==> flow/design.v <==
module DFF(D,clk,reset,Q);
	input D;  
	input clk;  
	input reset;  
	output reg Q;  
	always @(posedge clk or posedge reset) 
	begin
 		if(reset==1'b1)
  		Q <= 1'b0; 
 		else 
  		Q <= D; 
	end 
endmodule 
module partial_products (
	input [31:0]a,
	input [31:0]b,
	output reg [31:0][63:0]p_prods
);
	integer i;
	always @(a or b)
	begin
		for(i=0; i<32; i=i+1)begin
			if(b[i] == 1)begin
				p_prods[i] = a << i;
			end
			else
				p_prods[i] = 64'h00000000;
		end
	end
endmodule
module FA (
	input [63:0] x,
	input [63:0] y,
	input [63:0] z,
	output [63:0] u,
	output [63:0] v);
assign u = x^y^z;
assign v[0] = 0;
assign v[63:1] = (x&y) | (y&z) | (z&x);
endmodule
module rdcla (sum, cout, a, b, cin,clk);
	input [31:0] a, b;
	input cin,clk;
	output reg [31:0] sum;
	output reg cout;
	wire [32:0] carry0, carry1;
	wire [32:0] carry0_1, carry1_1, carry0_2, carry1_2, carry0_4, carry1_4, carry0_8, carry1_8, carry0_16, carry1_16;
	wire [32:0] carry0_1d, carry1_1d, carry0_2d, carry1_2d, carry0_4d, carry1_4d, carry0_8d, carry1_8d, carry0_16d, carry1_16d;
	wire [32:0] carry_final;
	wire [31:0] p0, p1, p2, p3, p4, p5, p6;
	assign carry0[0] = 1'b0;
	assign carry1[0] = 1'b1;
	assign p0 = a^b;
	DFF DFFP1 [31:0] (p0,clk,1'b0,p1);
	DFF DFFP2 [31:0] (p1,clk,1'b0,p2);
	DFF DFFP3 [31:0] (p2,clk,1'b0,p3);
	DFF DFFP4 [31:0] (p3,clk,1'b0,p4);
	DFF DFFP5 [31:0] (p4,clk,1'b0,p5);
	DFF DFFP6 [31:0] (p5,clk,1'b0,p6);
	assign carry_final = carry0_16 | (carry1_16 & {33{cin}});
	always @(*)
	begin
		sum = p6^carry_final[31:0];
		cout = carry_final[32];	
	end
	kpg_init init [32:1] (carry1[32:1], carry0[32:1], a[31:0], b[31:0], clk);
	assign carry1_1d[0] = carry1[0];
	assign carry0_1d[0] = carry0[0];
	assign carry1_2d[1:0] = carry1_1[1:0];
	assign carry0_2d[1:0] = carry0_1[1:0];
	assign carry1_4d[3:0] = carry1_2[3:0];
	assign carry0_4d[3:0] = carry0_2[3:0];
	assign carry1_8d[7:0] = carry1_4[7:0];
	assign carry0_8d[7:0] = carry0_4[7:0];
	assign carry1_16d[15:0] = carry1_8[15:0];
	assign carry0_16d[15:0] = carry0_8[15:0];
	kpg itr_1 [32:1] (carry1[32:1], carry0[32:1], carry1[31:0], carry0[31:0], carry1_1d[32:1], carry0_1d[32:1]);
	DFF DFF1 [32:0] (carry1_1d[32:0],clk,1'b0,carry1_1[32:0]);
	DFF DFF2 [32:0] (carry0_1d[32:0],clk,1'b0,carry0_1[32:0]);
	kpg itr_2 [32:2] (carry1_1[32:2], carry0_1[32:2], carry1_1[30:0], carry0_1[30:0], carry1_2d[32:2], carry0_2d[32:2]);
	DFF DFF3 [32:0] (carry1_2d[32:0],clk,1'b0,carry1_2[32:0]);
	DFF DFF4 [32:0] (carry0_2d[32:0],clk,1'b0,carry0_2[32:0]);
	kpg itr_4 [32:4] (carry1_2[32:4], carry0_2[32:4], carry1_2[28:0], carry0_2[28:0], carry1_4d[32:4], carry0_4d[32:4]);
	DFF DFF5 [32:0] (carry1_4d[32:0],clk,1'b0,carry1_4[32:0]);
	DFF DFF6 [32:0] (carry0_4d[32:0],clk,1'b0,carry0_4[32:0]);
	kpg itr_8 [32:8] (carry1_4[32:8], carry0_4[32:8], carry1_4[24:0], carry0_4[24:0], carry1_8d[32:8], carry0_8d[32:8]);
	DFF DFF7 [32:0] (carry1_8d[32:0],clk,1'b0,carry1_8[32:0]);
	DFF DFF8 [32:0] (carry0_8d[32:0],clk,1'b0,carry0_8[32:0]);
	kpg itr_16 [32:16] (carry1_8[32:16], carry0_8[32:16], carry1_8[16:0], carry0_8[16:0], carry1_16d[32:16], carry0_16d[32:16]);
	DFF DFF9 [32:0] (carry1_16d[32:0],clk,1'b0,carry1_16[32:0]);
	DFF DFF10 [32:0] (carry0_16d[32:0],clk,1'b0,carry0_16[32:0]);
endmodule
module kpg_init (
	output reg out1, out0,
	input a, b,clk
);
	always @(posedge clk)
	case ({a, b})
		2'b00: begin
			out0 <= 1'b0; out1 <= 1'b0;
		end
		2'b11: begin
			out0 <= 1'b1; out1 <= 1'b1;
		end
		default: begin 
			out0 <= 1'b0; out1 <= 1'b1;
		end
	endcase
endmodule
module kpg (
	input cur_bit_1, cur_bit_0, prev_bit_1, prev_bit_0,
	output reg out_bit_1, out_bit_0
);
	always @(*)
	begin
		if({cur_bit_1, cur_bit_0} == 2'b00)
			{out_bit_1, out_bit_0} = 2'b00;
		else if({cur_bit_1, cur_bit_0} == 2'b11)
			{out_bit_1, out_bit_0} = 2'b11;
		else
			{out_bit_1, out_bit_0} = {prev_bit_1, prev_bit_0};
	end
endmodule
module wallace (
	input [31:0] a,
	input [31:0] b,
	input clk,
	output [63:0] out
);
	wire [31:0][63:0]p_prods;
	integer i;
	partial_products pp (a, b, p_prods);
	wire [63:0] u_l11, v_l11, u_l12, v_l12, u_l13, v_l13, u_l14, v_l14, u_l15, v_l15, u_l16, v_l16, u_l17, v_l17, u_l18, v_l18, u_l19, v_l19, u_l110, v_l110;
	wire [63:0] u_l11d, v_l11d, u_l12d, v_l12d, u_l13d, v_l13d, u_l14d, v_l14d, u_l15d, v_l15d, u_l16d, v_l16d, u_l17d, v_l17d, u_l18d, v_l18d, u_l19d, v_l19d, u_l110d, v_l110d;
	FA l11 (p_prods[0][63:0], p_prods[1][63:0], p_prods[2][63:0], u_l11d[63:0], v_l11d[63:0]);
	FA l12 (p_prods[3][63:0], p_prods[4][63:0], p_prods[5][63:0], u_l12d[63:0], v_l12d[63:0]);
	FA l13 (p_prods[6][63:0], p_prods[7][63:0], p_prods[8][63:0], u_l13d[63:0], v_l13d[63:0]);
	FA l14 (p_prods[9][63:0], p_prods[10][63:0], p_prods[11][63:0], u_l14d[63:0], v_l14d[63:0]);
	FA l15 (p_prods[12][63:0], p_prods[13][63:0], p_prods[14][63:0], u_l15d[63:0], v_l15d[63:0]);
	FA l16 (p_prods[15][63:0], p_prods[16][63:0], p_prods[17][63:0], u_l16d[63:0], v_l16d[63:0]);
	FA l17 (p_prods[18][63:0], p_prods[19][63:0], p_prods[20][63:0], u_l17d[63:0], v_l17d[63:0]);
	FA l18 (p_prods[21][63:0], p_prods[22][63:0], p_prods[23][63:0], u_l18d[63:0], v_l18d[63:0]);
	FA l19 (p_prods[24][63:0], p_prods[25][63:0], p_prods[26][63:0], u_l19d[63:0], v_l19d[63:0]);
	FA l110 (p_prods[27][63:0], p_prods[28][63:0], p_prods[29][63:0], u_l110d[63:0], v_l110d[63:0]);
	DFF DFF_ul11 [63:0] (u_l11d[63:0],clk,1'b0,u_l11[63:0]);
	DFF DFF_ul12 [63:0] (u_l12d[63:0],clk,1'b0,u_l12[63:0]);
	DFF DFF_ul13 [63:0] (u_l13d[63:0],clk,1'b0,u_l13[63:0]);
	DFF DFF_ul14 [63:0] (u_l14d[63:0],clk,1'b0,u_l14[63:0]);
	DFF DFF_ul15 [63:0] (u_l15d[63:0],clk,1'b0,u_l15[63:0]);
	DFF DFF_ul16 [63:0] (u_l16d[63:0],clk,1'b0,u_l16[63:0]);
	DFF DFF_ul17 [63:0] (u_l17d[63:0],clk,1'b0,u_l17[63:0]);
	DFF DFF_ul18 [63:0] (u_l18d[63:0],clk,1'b0,u_l18[63:0]);
	DFF DFF_ul19 [63:0] (u_l19d[63:0],clk,1'b0,u_l19[63:0]);
	DFF DFF_ul110 [63:0] (u_l110d[63:0],clk,1'b0,u_l110[63:0]);
	DFF DFF_vl11 [63:0] (v_l11d[63:0],clk,1'b0,v_l11[63:0]);
	DFF DFF_vl12 [63:0] (v_l12d[63:0],clk,1'b0,v_l12[63:0]);
	DFF DFF_vl13 [63:0] (v_l13d[63:0],clk,1'b0,v_l13[63:0]);
	DFF DFF_vl14 [63:0] (v_l14d[63:0],clk,1'b0,v_l14[63:0]);
	DFF DFF_vl15 [63:0] (v_l15d[63:0],clk,1'b0,v_l15[63:0]);
	DFF DFF_vl16 [63:0] (v_l16d[63:0],clk,1'b0,v_l16[63:0]);
	DFF DFF_vl17 [63:0] (v_l17d[63:0],clk,1'b0,v_l17[63:0]);
	DFF DFF_vl18 [63:0] (v_l18d[63:0],clk,1'b0,v_l18[63:0]);
	DFF DFF_vl19 [63:0] (v_l19d[63:0],clk,1'b0,v_l19[63:0]);
	DFF DFF_vl110 [63:0] (v_l110d[63:0],clk,1'b0,v_l110[63:0]);
	wire [63:0] u_l21, v_l21, u_l22, v_l22, u_l23, v_l23, u_l24, v_l24, u_l25, v_l25, u_l26, v_l26, u_l27, v_l27;
	wire [63:0] u_l21d, v_l21d, u_l22d, v_l22d, u_l23d, v_l23d, u_l24d, v_l24d, u_l25d, v_l25d, u_l26d, v_l26d, u_l27d, v_l27d;
	FA l21 (u_l11[63:0], v_l11[63:0], u_l12[63:0], u_l21d[63:0], v_l21d[63:0]);
	FA l22 (v_l12[63:0], u_l13[63:0], v_l13[63:0], u_l22d[63:0], v_l22d[63:0]);
	FA l23 (u_l14[63:0], v_l14[63:0], u_l15[63:0], u_l23d[63:0], v_l23d[63:0]);
	FA l24 (v_l15[63:0], u_l16[63:0], v_l16[63:0], u_l24d[63:0], v_l24d[63:0]);
	FA l25 (u_l17[63:0], v_l17[63:0], u_l18[63:0], u_l25d[63:0], v_l25d[63:0]);
	FA l26 (v_l18[63:0], u_l19[63:0], v_l19[63:0], u_l26d[63:0], v_l26d[63:0]);
	wire [63:0] p30_1, p31_1, p31_2;
	DFF DFF_p30_1 [63:0] (p_prods[30][63:0],clk,1'b0,p30_1[63:0]);
	DFF DFF_p31_1 [63:0] (p_prods[31][63:0],clk,1'b0,p31_1[63:0]);
	DFF DFF_p31_2 [63:0] (p31_1[63:0],clk,1'b0,p31_2[63:0]);
	FA l27 (u_l110[63:0], v_l110[63:0], p30_1[63:0], u_l27d[63:0], v_l27d[63:0]);
	DFF DFF_ul21 [63:0] (u_l21d[63:0],clk,1'b0,u_l21[63:0]);
	DFF DFF_ul22 [63:0] (u_l22d[63:0],clk,1'b0,u_l22[63:0]);
	DFF DFF_ul23 [63:0] (u_l23d[63:0],clk,1'b0,u_l23[63:0]);
	DFF DFF_ul24 [63:0] (u_l24d[63:0],clk,1'b0,u_l24[63:0]);
	DFF DFF_ul25 [63:0] (u_l25d[63:0],clk,1'b0,u_l25[63:0]);
	DFF DFF_ul26 [63:0] (u_l26d[63:0],clk,1'b0,u_l26[63:0]);
	DFF DFF_ul27 [63:0] (u_l27d[63:0],clk,1'b0,u_l27[63:0]);
	DFF DFF_vl21 [63:0] (v_l21d[63:0],clk,1'b0,v_l21[63:0]);
	DFF DFF_vl22 [63:0] (v_l22d[63:0],clk,1'b0,v_l22[63:0]);
	DFF DFF_vl23 [63:0] (v_l23d[63:0],clk,1'b0,v_l23[63:0]);
	DFF DFF_vl24 [63:0] (v_l24d[63:0],clk,1'b0,v_l24[63:0]);
	DFF DFF_vl25 [63:0] (v_l25d[63:0],clk,1'b0,v_l25[63:0]);
	DFF DFF_vl26 [63:0] (v_l26d[63:0],clk,1'b0,v_l26[63:0]);
	DFF DFF_vl27 [63:0] (v_l27d[63:0],clk,1'b0,v_l27[63:0]);
	wire [63:0] u_l31, v_l31, u_l32, v_l32, u_l33, v_l33, u_l34, v_l34, u_l35, v_l35;
	wire [63:0] u_l31d, v_l31d, u_l32d, v_l32d, u_l33d, v_l33d, u_l34d, v_l34d, u_l35d, v_l35d;
	FA l31 (u_l21[63:0], v_l21[63:0], u_l22[63:0], u_l31d[63:0], v_l31d[63:0]);
	FA l32 (v_l22[63:0], u_l23[63:0], v_l23[63:0], u_l32d[63:0], v_l32d[63:0]);
	FA l33 (u_l24[63:0], v_l24[63:0], u_l25[63:0], u_l33d[63:0], v_l33d[63:0]);
	FA l34 (v_l25[63:0], u_l26[63:0], v_l26[63:0], u_l34d[63:0], v_l34d[63:0]);
	FA l35 (u_l27[63:0], v_l27[63:0], p31_2[63:0], u_l35d[63:0], v_l35d[63:0]);
	DFF DFF_ul31 [63:0] (u_l31d[63:0],clk,1'b0,u_l31[63:0]);
	DFF DFF_ul32 [63:0] (u_l32d[63:0],clk,1'b0,u_l32[63:0]);
	DFF DFF_ul33 [63:0] (u_l33d[63:0],clk,1'b0,u_l33[63:0]);
	DFF DFF_ul34 [63:0] (u_l34d[63:0],clk,1'b0,u_l34[63:0]);
	DFF DFF_ul35 [63:0] (u_l35d[63:0],clk,1'b0,u_l35[63:0]);
	DFF DFF_vl31 [63:0] (v_l31d[63:0],clk,1'b0,v_l31[63:0]);
	DFF DFF_vl32 [63:0] (v_l32d[63:0],clk,1'b0,v_l32[63:0]);
	DFF DFF_vl33 [63:0] (v_l33d[63:0],clk,1'b0,v_l33[63:0]);
	DFF DFF_vl34 [63:0] (v_l34d[63:0],clk,1'b0,v_l34[63:0]);
	DFF DFF_vl35 [63:0] (v_l35d[63:0],clk,1'b0,v_l35[63:0]);
	wire [63:0] u_l41, v_l41, u_l42, v_l42, u_l43, v_l43;
	wire [63:0] u_l41d, v_l41d, u_l42d, v_l42d, u_l43d, v_l43d;
	FA l41 (u_l31[63:0], v_l31[63:0], u_l32[63:0], u_l41d[63:0], v_l41d[63:0]);
	FA l42 (v_l32[63:0], u_l33[63:0], v_l33[63:0], u_l42d[63:0], v_l42d[63:0]);
	FA l43 (u_l34[63:0], v_l34[63:0], u_l35[63:0], u_l43d[63:0], v_l43d[63:0]);
	DFF DFF_ul41 [63:0] (u_l41d[63:0],clk,1'b0,u_l41[63:0]);
	DFF DFF_ul42 [63:0] (u_l42d[63:0],clk,1'b0,u_l42[63:0]);
	DFF DFF_ul43 [63:0] (u_l43d[63:0],clk,1'b0,u_l43[63:0]);
	DFF DFF_vl41 [63:0] (v_l41d[63:0],clk,1'b0,v_l41[63:0]);
	DFF DFF_vl42 [63:0] (v_l42d[63:0],clk,1'b0,v_l42[63:0]);
	DFF DFF_vl43 [63:0] (v_l43d[63:0],clk,1'b0,v_l43[63:0]);
	wire [63:0] u_l51, v_l51, u_l52, v_l52;
	wire [63:0] u_l51d, v_l51d, u_l52d, v_l52d;
	FA l51 (u_l41[63:0], v_l41[63:0], u_l42[63:0], u_l51d[63:0], v_l51d[63:0]);
	FA l52 (v_l42[63:0], u_l43[63:0], v_l43[63:0], u_l52d[63:0], v_l52d[63:0]);
	DFF DFF_ul51 [63:0] (u_l51d[63:0],clk,1'b0,u_l51[63:0]);
	DFF DFF_ul52 [63:0] (u_l52d[63:0],clk,1'b0,u_l52[63:0]);
	DFF DFF_vl51 [63:0] (v_l51d[63:0],clk,1'b0,v_l51[63:0]);
	DFF DFF_vl52 [63:0] (v_l52d[63:0],clk,1'b0,v_l52[63:0]);
	wire [63:0] u_l61, v_l61;
	wire [63:0] u_l61d, v_l61d;
	FA l61 (u_l51[63:0], v_l51[63:0], u_l52[63:0], u_l61d[63:0], v_l61d[63:0]);
	DFF DFF_ul61 [63:0] (u_l61d[63:0],clk,1'b0,u_l61[63:0]);
	DFF DFF_vl61 [63:0] (v_l61d[63:0],clk,1'b0,v_l61[63:0]);
	wire [63:0] u_l71, v_l71;
	wire [63:0] u_l71d, v_l71d;
	wire [63:0] v_l52_6;
	DFF DFF_vl52_6 [63:0] (v_l52[63:0],clk,1'b0,v_l52_6[63:0]);
	FA l71 (u_l61[63:0], v_l61[63:0], v_l52_6[63:0], u_l71d[63:0], v_l71d[63:0]);
	DFF DFF_ul71 [63:0] (u_l71d[63:0],clk,1'b0,u_l71[63:0]);
	DFF DFF_vl71 [63:0] (v_l71d[63:0],clk,1'b0,v_l71[63:0]);
	wire [63:0] u_l81, v_l81;
	wire [63:0] u_l81d, v_l81d;
	wire [63:0] v_l35_4, v_l35_5, v_l35_6, v_l35_7;
	DFF DFF_vl35_4 [63:0] (v_l35[63:0],clk,1'b0,v_l35_4[63:0]);
	DFF DFF_vl35_5 [63:0] (v_l35_4[63:0],clk,1'b0,v_l35_5[63:0]);
	DFF DFF_vl35_6 [63:0] (v_l35_5[63:0],clk,1'b0,v_l35_6[63:0]);
	DFF DFF_vl35_7 [63:0] (v_l35_6[63:0],clk,1'b0,v_l35_7[63:0]);
	FA l81 (u_l71[63:0], v_l71[63:0], v_l35_7[63:0], u_l81d[63:0], v_l81d[63:0]);
	DFF DFF_ul81 [63:0] (u_l81d[63:0],clk,1'b0,u_l81[63:0]);
	DFF DFF_vl81 [63:0] (v_l81d[63:0],clk,1'b0,v_l81[63:0]);
	wire c,cd;
	rdcla l91 (out[31:0], cd, u_l81[31:0], v_l81[31:0], 1'b0, clk);
	rdcla l92 (out[63:32], , u_l81[63:32], v_l81[63:32], cd, clk);
endmodule
module adder_8bit (a,b,cin,sum);
	input [7:0] a,b;
	input cin;
	output [7:0] sum;
	wire [7:0] partial_sum;
	wire [8:0] carry, p, carry_1, p_1, carry_2, p_2, carry_4, p_4;
	assign carry[0] = cin;
	assign p[0] = 0;
	kpg_initial initializing_kpg [8:1] (a[7:0], b[7:0], p[8:1], carry[8:1]);
	assign p_1[0] = cin;
	assign carry_1[0] = cin;
	assign p_2[1:0] = p_1[1:0];
	assign carry_2[1:0] = carry_1[1:0];
	assign p_4[3:0] = p_2[3:0];
	assign carry_4[3:0] = carry_2[3:0];
	kpg_ iteration_1 [8:1] (p[8:1], carry[8:1], p[7:0], carry[7:0], p_1[8:1], carry_1[8:1]);
	kpg_ iteration_2 [8:2] (p_1[8:2], carry_1[8:2], p_1[6:0], carry_1[6:0], p_2[8:2], carry_2[8:2]);
	kpg_ iteration_4 [8:4] (p_2[8:4], carry_2[8:4], p_2[4:0], carry_2[4:0], p_4[8:4], carry_4[8:4]);
	assign partial_sum = a^b;
	assign sum[7:0] = partial_sum[7:0]^carry_4[7:0];
endmodule
module kpg_initial (
	input a, b,
	output reg p, carry
);
	always @*
	case ({a, b})
		2'b00: begin
			p = 1'b0; carry = 1'b0;
		end
		2'b11: begin
			p = 1'b0; carry = 1'b1;
		end
		default: begin 
			p = 1'b1; carry = 1'b0;
		end
	endcase
endmodule
module kpg_ (
	input current_p, current_carry, from_p, from_carry,
	output reg final_p, final_carry
);
	always @(*)
	begin
		if({current_p, current_carry} == 2'b00)
			{final_p, final_carry} = 2'b00;
		else if({current_p, current_carry} == 2'b01)
			{final_p, final_carry} = 2'b01;
		else
			{final_p, final_carry} = {from_p, from_carry};
	end
endmodule
module fp_multiplier(input [31:0] a,input [31:0] b,output [31:0]out,input clk,
	input rst,input in_valid,output out_valid);
	wire S3,overflow;
	wire [47:0] productd,wallace_out,product;
	wire [7:0] exponent1,exponent2;
	wire [15:0] trim;
	wire [22:0] prod;
	wire [31:0] out1,out2,out3,out1d,out2d,out3d,outd;
	wire [31:0] a15,b15,a16,b16,a17,b17,a18,b18;
	sideband side(clk,a,b,a15,b15,a16,b16,a17,b17,a18,b18);
	reg [18:0] valid;
	always @(posedge clk)
	begin
		if(rst)
			valid <= 19'b0;
		else
			valid <= {valid[17:0],in_valid};
	end
	assign out_valid = valid[18];
	xor (S3,a15[31],b15[31]);
	wallace w1({8'b0,1'b1,a[22:0]},{8'b0,1'b1,b[22:0]},clk,{trim,productd});
	DFF DFF1[47:0] (productd[47:0],clk,1'b0,product[47:0]);
	assign overflow=product[47];
	assign wallace_out=product;
	adder_8bit adder1(a15[30:23],b15[30:23],overflow,exponent1);
	adder_8bit subtract_127(exponent1,8'b10000000,1'b1,exponent2);
	shifter_1bit shift [22:0] (prod[22:0],overflow, wallace_out[45:23], wallace_out[46:24]);
	assign out1d={S3,exponent2,prod};
	DFF DFF3 [31:0] (out1d,clk,1'b0,out1);
	check_zero check1(out2d,a16,b16,out1);  
	DFF DFF4 [31:0] (out2d,clk,1'b0,out2);
	check_inf check2(out3d,a17,b17,out2);  
	DFF DFF5 [31:0] (out3d,clk,1'b0,out3);
	check_nan check3(outd,a18,b18,out3);  
	DFF DFF6 [31:0] (outd,clk,1'b0,out);
endmodule
module sideband(input clk,input [31:0] a,input [31:0] b,
	output [31:0] a15,output [31:0] b15,output [31:0] a16,output [31:0] b16,
	output [31:0] a17,output [31:0] b17,output [31:0] a18,output [31:0] b18);
	reg [9*18-1:0] da, db;
	always @(posedge clk)
	begin
		da <= {da[9*17-1:0],a[31:23]};
		db <= {db[9*17-1:0],b[31:23]};
	end
	assign a15 = {da[9*15-1 -: 9],23'b0};
	assign b15 = {db[9*15-1 -: 9],23'b0};
	assign a16 = {da[9*16-1 -: 9],23'b0};
	assign b16 = {db[9*16-1 -: 9],23'b0};
	assign a17 = {da[9*17-1 -: 9],23'b0};
	assign b17 = {db[9*17-1 -: 9],23'b0};
	assign a18 = {da[9*18-1 -: 9],23'b0};
	assign b18 = {db[9*18-1 -: 9],23'b0};
endmodule
module shifter_1bit(output prod,input overflow,input out1,input out2);
	assign prod = (!overflow & out1) | (overflow & out2);
endmodule
module check_zero(output [31:0] out,input [31:0] a,	input [31:0] b,	input [31:0] prod);
	wire is_zero = ((|a[30:23]) & (|b[30:23]));		 
	assign out = (prod & {32{is_zero}}) | (32'b0_00000000_00000000000000000000000 & {32{!is_zero}});
endmodule
module check_inf(output [31:0] out,input [31:0] a,	input [31:0] b,input [31:0] prod);
	wire is_inf = ((&a[30:23]) | (&b[30:23]));		 
	assign out = (prod & {32{!is_inf}}) | ({a[31] ^ b[31], 31'b11111111_00000000000000000000000} & {32{is_inf}});
endmodule
module check_nan(output [31:0] out,input [31:0] a,	input [31:0] b,	input [31:0] prod);
	wire is_nan = ((&a[30:23]) & !(|b[30:23])) || (!(|a[30:23]) & (&b[30:23]));		 
	assign out = (prod & {32{!is_nan}}) | ({32'b0_11111111_11111111111111111111111} & {32{is_nan}});
endmodule
; Reports on fp_multiplier
; Tool output for the design above, in the order of the flow.
; Lines are those of the file above, counted from 1.
; Cell names lack the library's common part.
; Not given: n/a
[design]
design = fp_multiplier
clock_port = clk
library = sky130hd
pvt_corner = tt_025C_1v80

; Word-level counts
; Source: Yosys, flattened and elaborated, memories not mapped. Widths are those after wreduce. Registers that Yosys merges into a memory's read port (data or address) are not register bits. Print and check cells do not count. Equal cells are merged and count once.
[bits]
regBits = 4594
output_inout_bits = 33
elab_cells = 5438
[classes]
eq_ne = 252
n_mux = 380
n_logic = 251
n_reduce_logical = 299
[op_table]
columns = cell, count
row1 = AND 63 bit, 45
row2 = bitwise OR 63 bit, 44
row3 = XOR 64 bit, 38
row4 = zero test 2 bit, 278
row5 = equality test 2 bit with constant B, 235
row6 = two-way mux 2 bit, 169
row7 = two-way mux 1 bit, 188
row8 = AND 32 bit, 4
row9 = XOR 32 bit, 3
row10 = XOR 64 x 25 -> 64 bit, 1
row11 = XOR 64 x 47 -> 64 bit, 1
row12 = AND 1 bit, 49
row13 = AND 46 x 47 -> 47 bit, 1
row14 = AND 47 x 45 -> 47 bit, 1
row15 = AND 45 x 46 -> 46 bit, 1
row16 = XOR 45 x 46 -> 46 bit, 1
row17 = two-way mux 46 bit, 1
row18 = two-way mux 45 bit, 1
row19 = AND 43 x 44 -> 44 bit, 1
row20 = AND 44 x 42 -> 44 bit, 1
row21 = two-way mux 44 bit, 1
row22 = AND 42 x 43 -> 43 bit, 1
row23 = XOR 42 x 43 -> 43 bit, 1
row24 = two-way mux 43 bit, 1
row25 = two-way mux 42 bit, 1
row26 = AND 40 x 41 -> 41 bit, 1
row27 = AND 41 x 39 -> 41 bit, 1
row28 = two-way mux 41 bit, 1
; Other operator kinds: 53; their cells: 111.

; Longest topological paths
; Depth = most cells in a row (Yosys ltp): at word level without a register or memory, in the mapped netlist without a sequential cell, where the memories' decode and read muxes count.
[logic_depth]
word_depth = 22
abc_area = 0
depth_mapped = 10

; Mapped cells and area
; Yosys stat after the flow's synthesis: flattened, memories mapped to cells. It holds for the ABC_AREA given above (unset counts as 0); a run with the other value may have another netlist.
[by_type]
columns = cell_type, count, area_total_um2
row1 = dfxtp_1, 2560, 5.12E+04
row2 = fa_1, 488, 9769.37
row3 = and2_1, 626, 3.92E+03
row4 = ha_1, 249, 3.12E+03
row5 = maj3_1, 248, 2.48E+03
row6 = clkbuf_1, 104, 390.374
row7 = inv_1, 91, 341.578
row8 = mux2_2, 26, 292.781
row9 = buf_4, 32, 240.23
row10 = xnor2_1, 25, 218.96
row11 = nand2b_1, 32, 200.192
row12 = xor2_1, 19, 166.41
row13 = nor2b_1, 20, 125.12
row14 = or2_2, 18, 112.608
row15 = a21oi_1, 19, 95.091
row16 = nor4b_1, 6, 52.55
row17 = or3_1, 8, 50.048
row18 = mux2i_1, 4, 40.038
; Other cell types: 23; their cells: 52.
[mapped]
cells = 4627
mapped_area_mm2 = 0.0731677
seqArea_mm2 = 0.0512492
ff_cells = 2560
; The figures by module come from a second, unflattened synthesis with its own total; it is not the netlist above.
[hier_totals]
hier_cells = 17198
hier_area_mm2 = 0.2371237
; Each row is one instance without its submodules.
[by_module]
columns = mod, n_inst, cells, mod_area_mm2, mod_seq_area_mm2
row1 = DFF, 5549, 2, 0.0000288, 0.000025
row2 = FA, 30, 66, 0.0012962, 0
row3 = (name not given), 1, 2241, 0.0151345, 0
row4 = sideband, 1, 581, 0.0084118, 0.0064862
row5 = kpg, 268, 2, 0.0000225, 0
row6 = kpg_init, 64, 4, 0.0000538, 0.00004
row7 = rdcla, 2, 103, 0.0009997, 0
row8 = kpg_, 34, 2, 0.0000225, 0
row9 = check_nan, 1, 48, 0.000563, 0
row10 = fp_multiplier, 1, 42, 0.000533, 0.0003804
row11 = check_zero, 1, 44, 0.0004254, 0
row12 = adder_8bit, 2, 9, 0.0001939, 0
row13 = shifter_1bit, 23, 1, 0.000015, 0
row14 = check_inf, 1, 42, 0.0003253, 0
; Further modules, not shown: 2.

; Worst setup path after synthesis
; Source: OpenSTA report_checks on the synthesized netlist (no wires, ideal clock, input and output delay 20% of the period each), path of least setup slack; recovery checks are left aside. Register names are those of the netlist, which keeps one name where synthesis merged equal registers.
[synth_path]
path_kind = register to register
start = register side.da[127]
end = register DFF3[30].Q
period_ns = 2.5
setup_ns = 0.120
arrival_time_ns = 2.227
required_time_ns = 2.380
path_slack_ns = 0.153
delay_ns = 2.347
stages = 10
period_less_setup_slack_ns = 2.347
; "delay_ns" = arrival - input delay + setup time.
; "stages" counts driving pins, that of a launching flip-flop among them; a cell with two outputs on the path counts twice.
; "period_less_setup_slack_ns" = period - worst setup slack (recovery checks aside). The figure is calculated, with input and output delays left at 20% of the set period.
[synth_between]
cell_sequence = dfxtp_1 > inv_1 > ha_1 > nor3b_1 > mux2_2 > xnor2_1 > nand3_1 > or3_4 > nor3_2 > xnor2_1
[synth_rtl]
columns = item, line_no
row1 = start: declaration, 345  ; reg [9*18-1:0] da, db;
row2 = start: assignment, 348  ; da <= {da[9*17-1:0],a[31:23]};
row3 = end: assignment, 9  ; Q <= 1'b0;
row4 = end: assignment, 11  ; Q <= D;
row5 = end: declaration, 5  ; output reg Q;
; Chain of elaborated cells between the ends: none given.

; Path in the finished layout
; Path of least setup slack in the final report of run 1 (OpenROAD, finished layout, wires in). Where an end is a register, its clock arrival counts in the times.
[layout_path]
path_kind = register to register
start = register side.da[127]
end = register DFF3[30].Q
period_ns = 3.07
setup_ns = 0.11
arrival_time_ns = 3.13
required_time_ns = 3.78
path_slack_ns = 0.65
stages = 10
[layout_between]
cell_sequence = dfxtp_4 > inv_1 > ha_1 > mux2i_2 > mux2_2 > xnor2_4 > nand3_1 > or3_4 > nor3_2 > xnor2_1
[layout_rtl]
columns = item, line_no
row1 = start: declaration, 345  ; reg [9*18-1:0] da, db;
row2 = start: assignment, 348  ; da <= {da[9*17-1:0],a[31:23]};
row3 = end: assignment, 9  ; Q <= 1'b0;
row4 = end: assignment, 11  ; Q <= D;
row5 = end: declaration, 5  ; output reg Q;
; Chain of elaborated cells between the ends: none given.

Design fp_multiplier on sky130hd. What follows are 2 stored runs of the flow, each under its own settings; their order means nothing. The constraints put input and output delay at 20% of the set period each and load the outputs with 0.01 pF.
"achieved_clock_period_ns": clock period set for the run, less the worst setup slack. It is reckoned from that one timing run; input and output delays stay at 20% of the period that was set.
"worst_path_ns" means the part of the period allowed to the worst setup path (the constraints hold back 20% at inputs and 20% at outputs) less its slack; where the path has registers, the arrival times of their clocks count too.
By "design_power_mw" is meant OpenSTA's value without simulated activity: inputs other than the clock are taken to toggle once in ten clock periods, and the tool carries that through the logic.

# run 1
==> flow/run.sh <==
#!/bin/bash
# the make line also repeats the synthesis and layout settings of config.mk as NAME=value (left out here)
make -C /OpenROAD-flow-scripts/flow DESIGN_CONFIG=/design/flow/config.mk WORK_HOME=/design/flow/orfs CLKGATE_MAP_FILE= finish
==> flow/config.mk <==
export PLATFORM = sky130hd
export DESIGN_NAME = fp_multiplier
export DESIGN_NICKNAME = fp_multiplier
export VERILOG_FILES = /design/flow/design.v
export SDC_FILE = /design/flow/constraint.sdc
export NUM_CORES = 4
export LEC_CHECK = 0
export ABC_AREA = 0
export CAP_MARGIN = 20
export CELL_PAD_IN_SITES_DETAIL_PLACEMENT = 0
export CELL_PAD_IN_SITES_GLOBAL_PLACEMENT = 3
export CORE_ASPECT_RATIO = 1.01
export CORE_MARGIN = 2
export CORE_UTILIZATION = 32
export CTS_CLUSTER_DIAMETER = 313
export CTS_CLUSTER_SIZE = 16
export GPL_ROUTABILITY_DRIVEN = 0
export GPL_TIMING_DRIVEN = 0
export HOLD_SLACK_MARGIN = 0.07
export MAX_ROUTING_LAYER = met4
export MIN_ROUTING_LAYER = met1
export PLACE_DENSITY_LB_ADDON = 0.18
export SETUP_SLACK_MARGIN = 0.47
export SLEW_MARGIN = 15
==> flow/constraint.sdc <==
create_clock -name core_clock -period 3.07 [get_ports {clk}]
set_input_delay 0.6140 -clock core_clock [delete_from_list [all_inputs] [get_ports {clk}]]
set_output_delay 0.6140 -clock core_clock [all_outputs]
set_load 0.01 [all_outputs]

==> run 1: results <==
setup_worst_slack_ns=0.649
total_die_area_mm2=0.232489
final_util_frac=0.364
cell_area_final_mm2=0.0827369
achieved_clock_period_ns=2.421
fin_tns_ns=0.000
fin_hold_ws_ns=0.242
design_power_mw=76.878
post_synth_area_mm2=0.0731677
worst_path_ns=2.42
critical_path_type="register to register"

# run 2
==> flow/run.sh <==
#!/bin/bash
# the make line also repeats the synthesis and layout settings of config.mk as NAME=value (left out here)
make -C /OpenROAD-flow-scripts/flow DESIGN_CONFIG=/design/flow/config.mk WORK_HOME=/design/flow/orfs CLKGATE_MAP_FILE= finish
==> flow/config.mk <==
export PLATFORM = sky130hd
export DESIGN_NAME = fp_multiplier
export DESIGN_NICKNAME = fp_multiplier
export VERILOG_FILES = /design/flow/design.v
export SDC_FILE = /design/flow/constraint.sdc
export NUM_CORES = 4
export LEC_CHECK = 0
export ABC_AREA = 0
export CAP_MARGIN = 20
export CELL_PAD_IN_SITES_DETAIL_PLACEMENT = 2
export CORE_MARGIN = 8
export CORE_UTILIZATION = 56
export GPL_TIMING_DRIVEN = 1
export MAX_ROUTING_LAYER = met5
export PLACE_DENSITY_LB_ADDON = 0.0
export SETUP_SLACK_MARGIN = 0.13
export SLEW_MARGIN = 30
export TNS_END_PERCENT = 15
==> flow/constraint.sdc <==
create_clock -name core_clock -period 1.65 [get_ports {clk}]
set_input_delay 0.3300 -clock core_clock [delete_from_list [all_inputs] [get_ports {clk}]]
set_output_delay 0.3300 -clock core_clock [all_outputs]
set_load 0.01 [all_outputs]

==> run 2: results <==
outcome="not finished: clock tree synthesis ended with error DPL-0033"
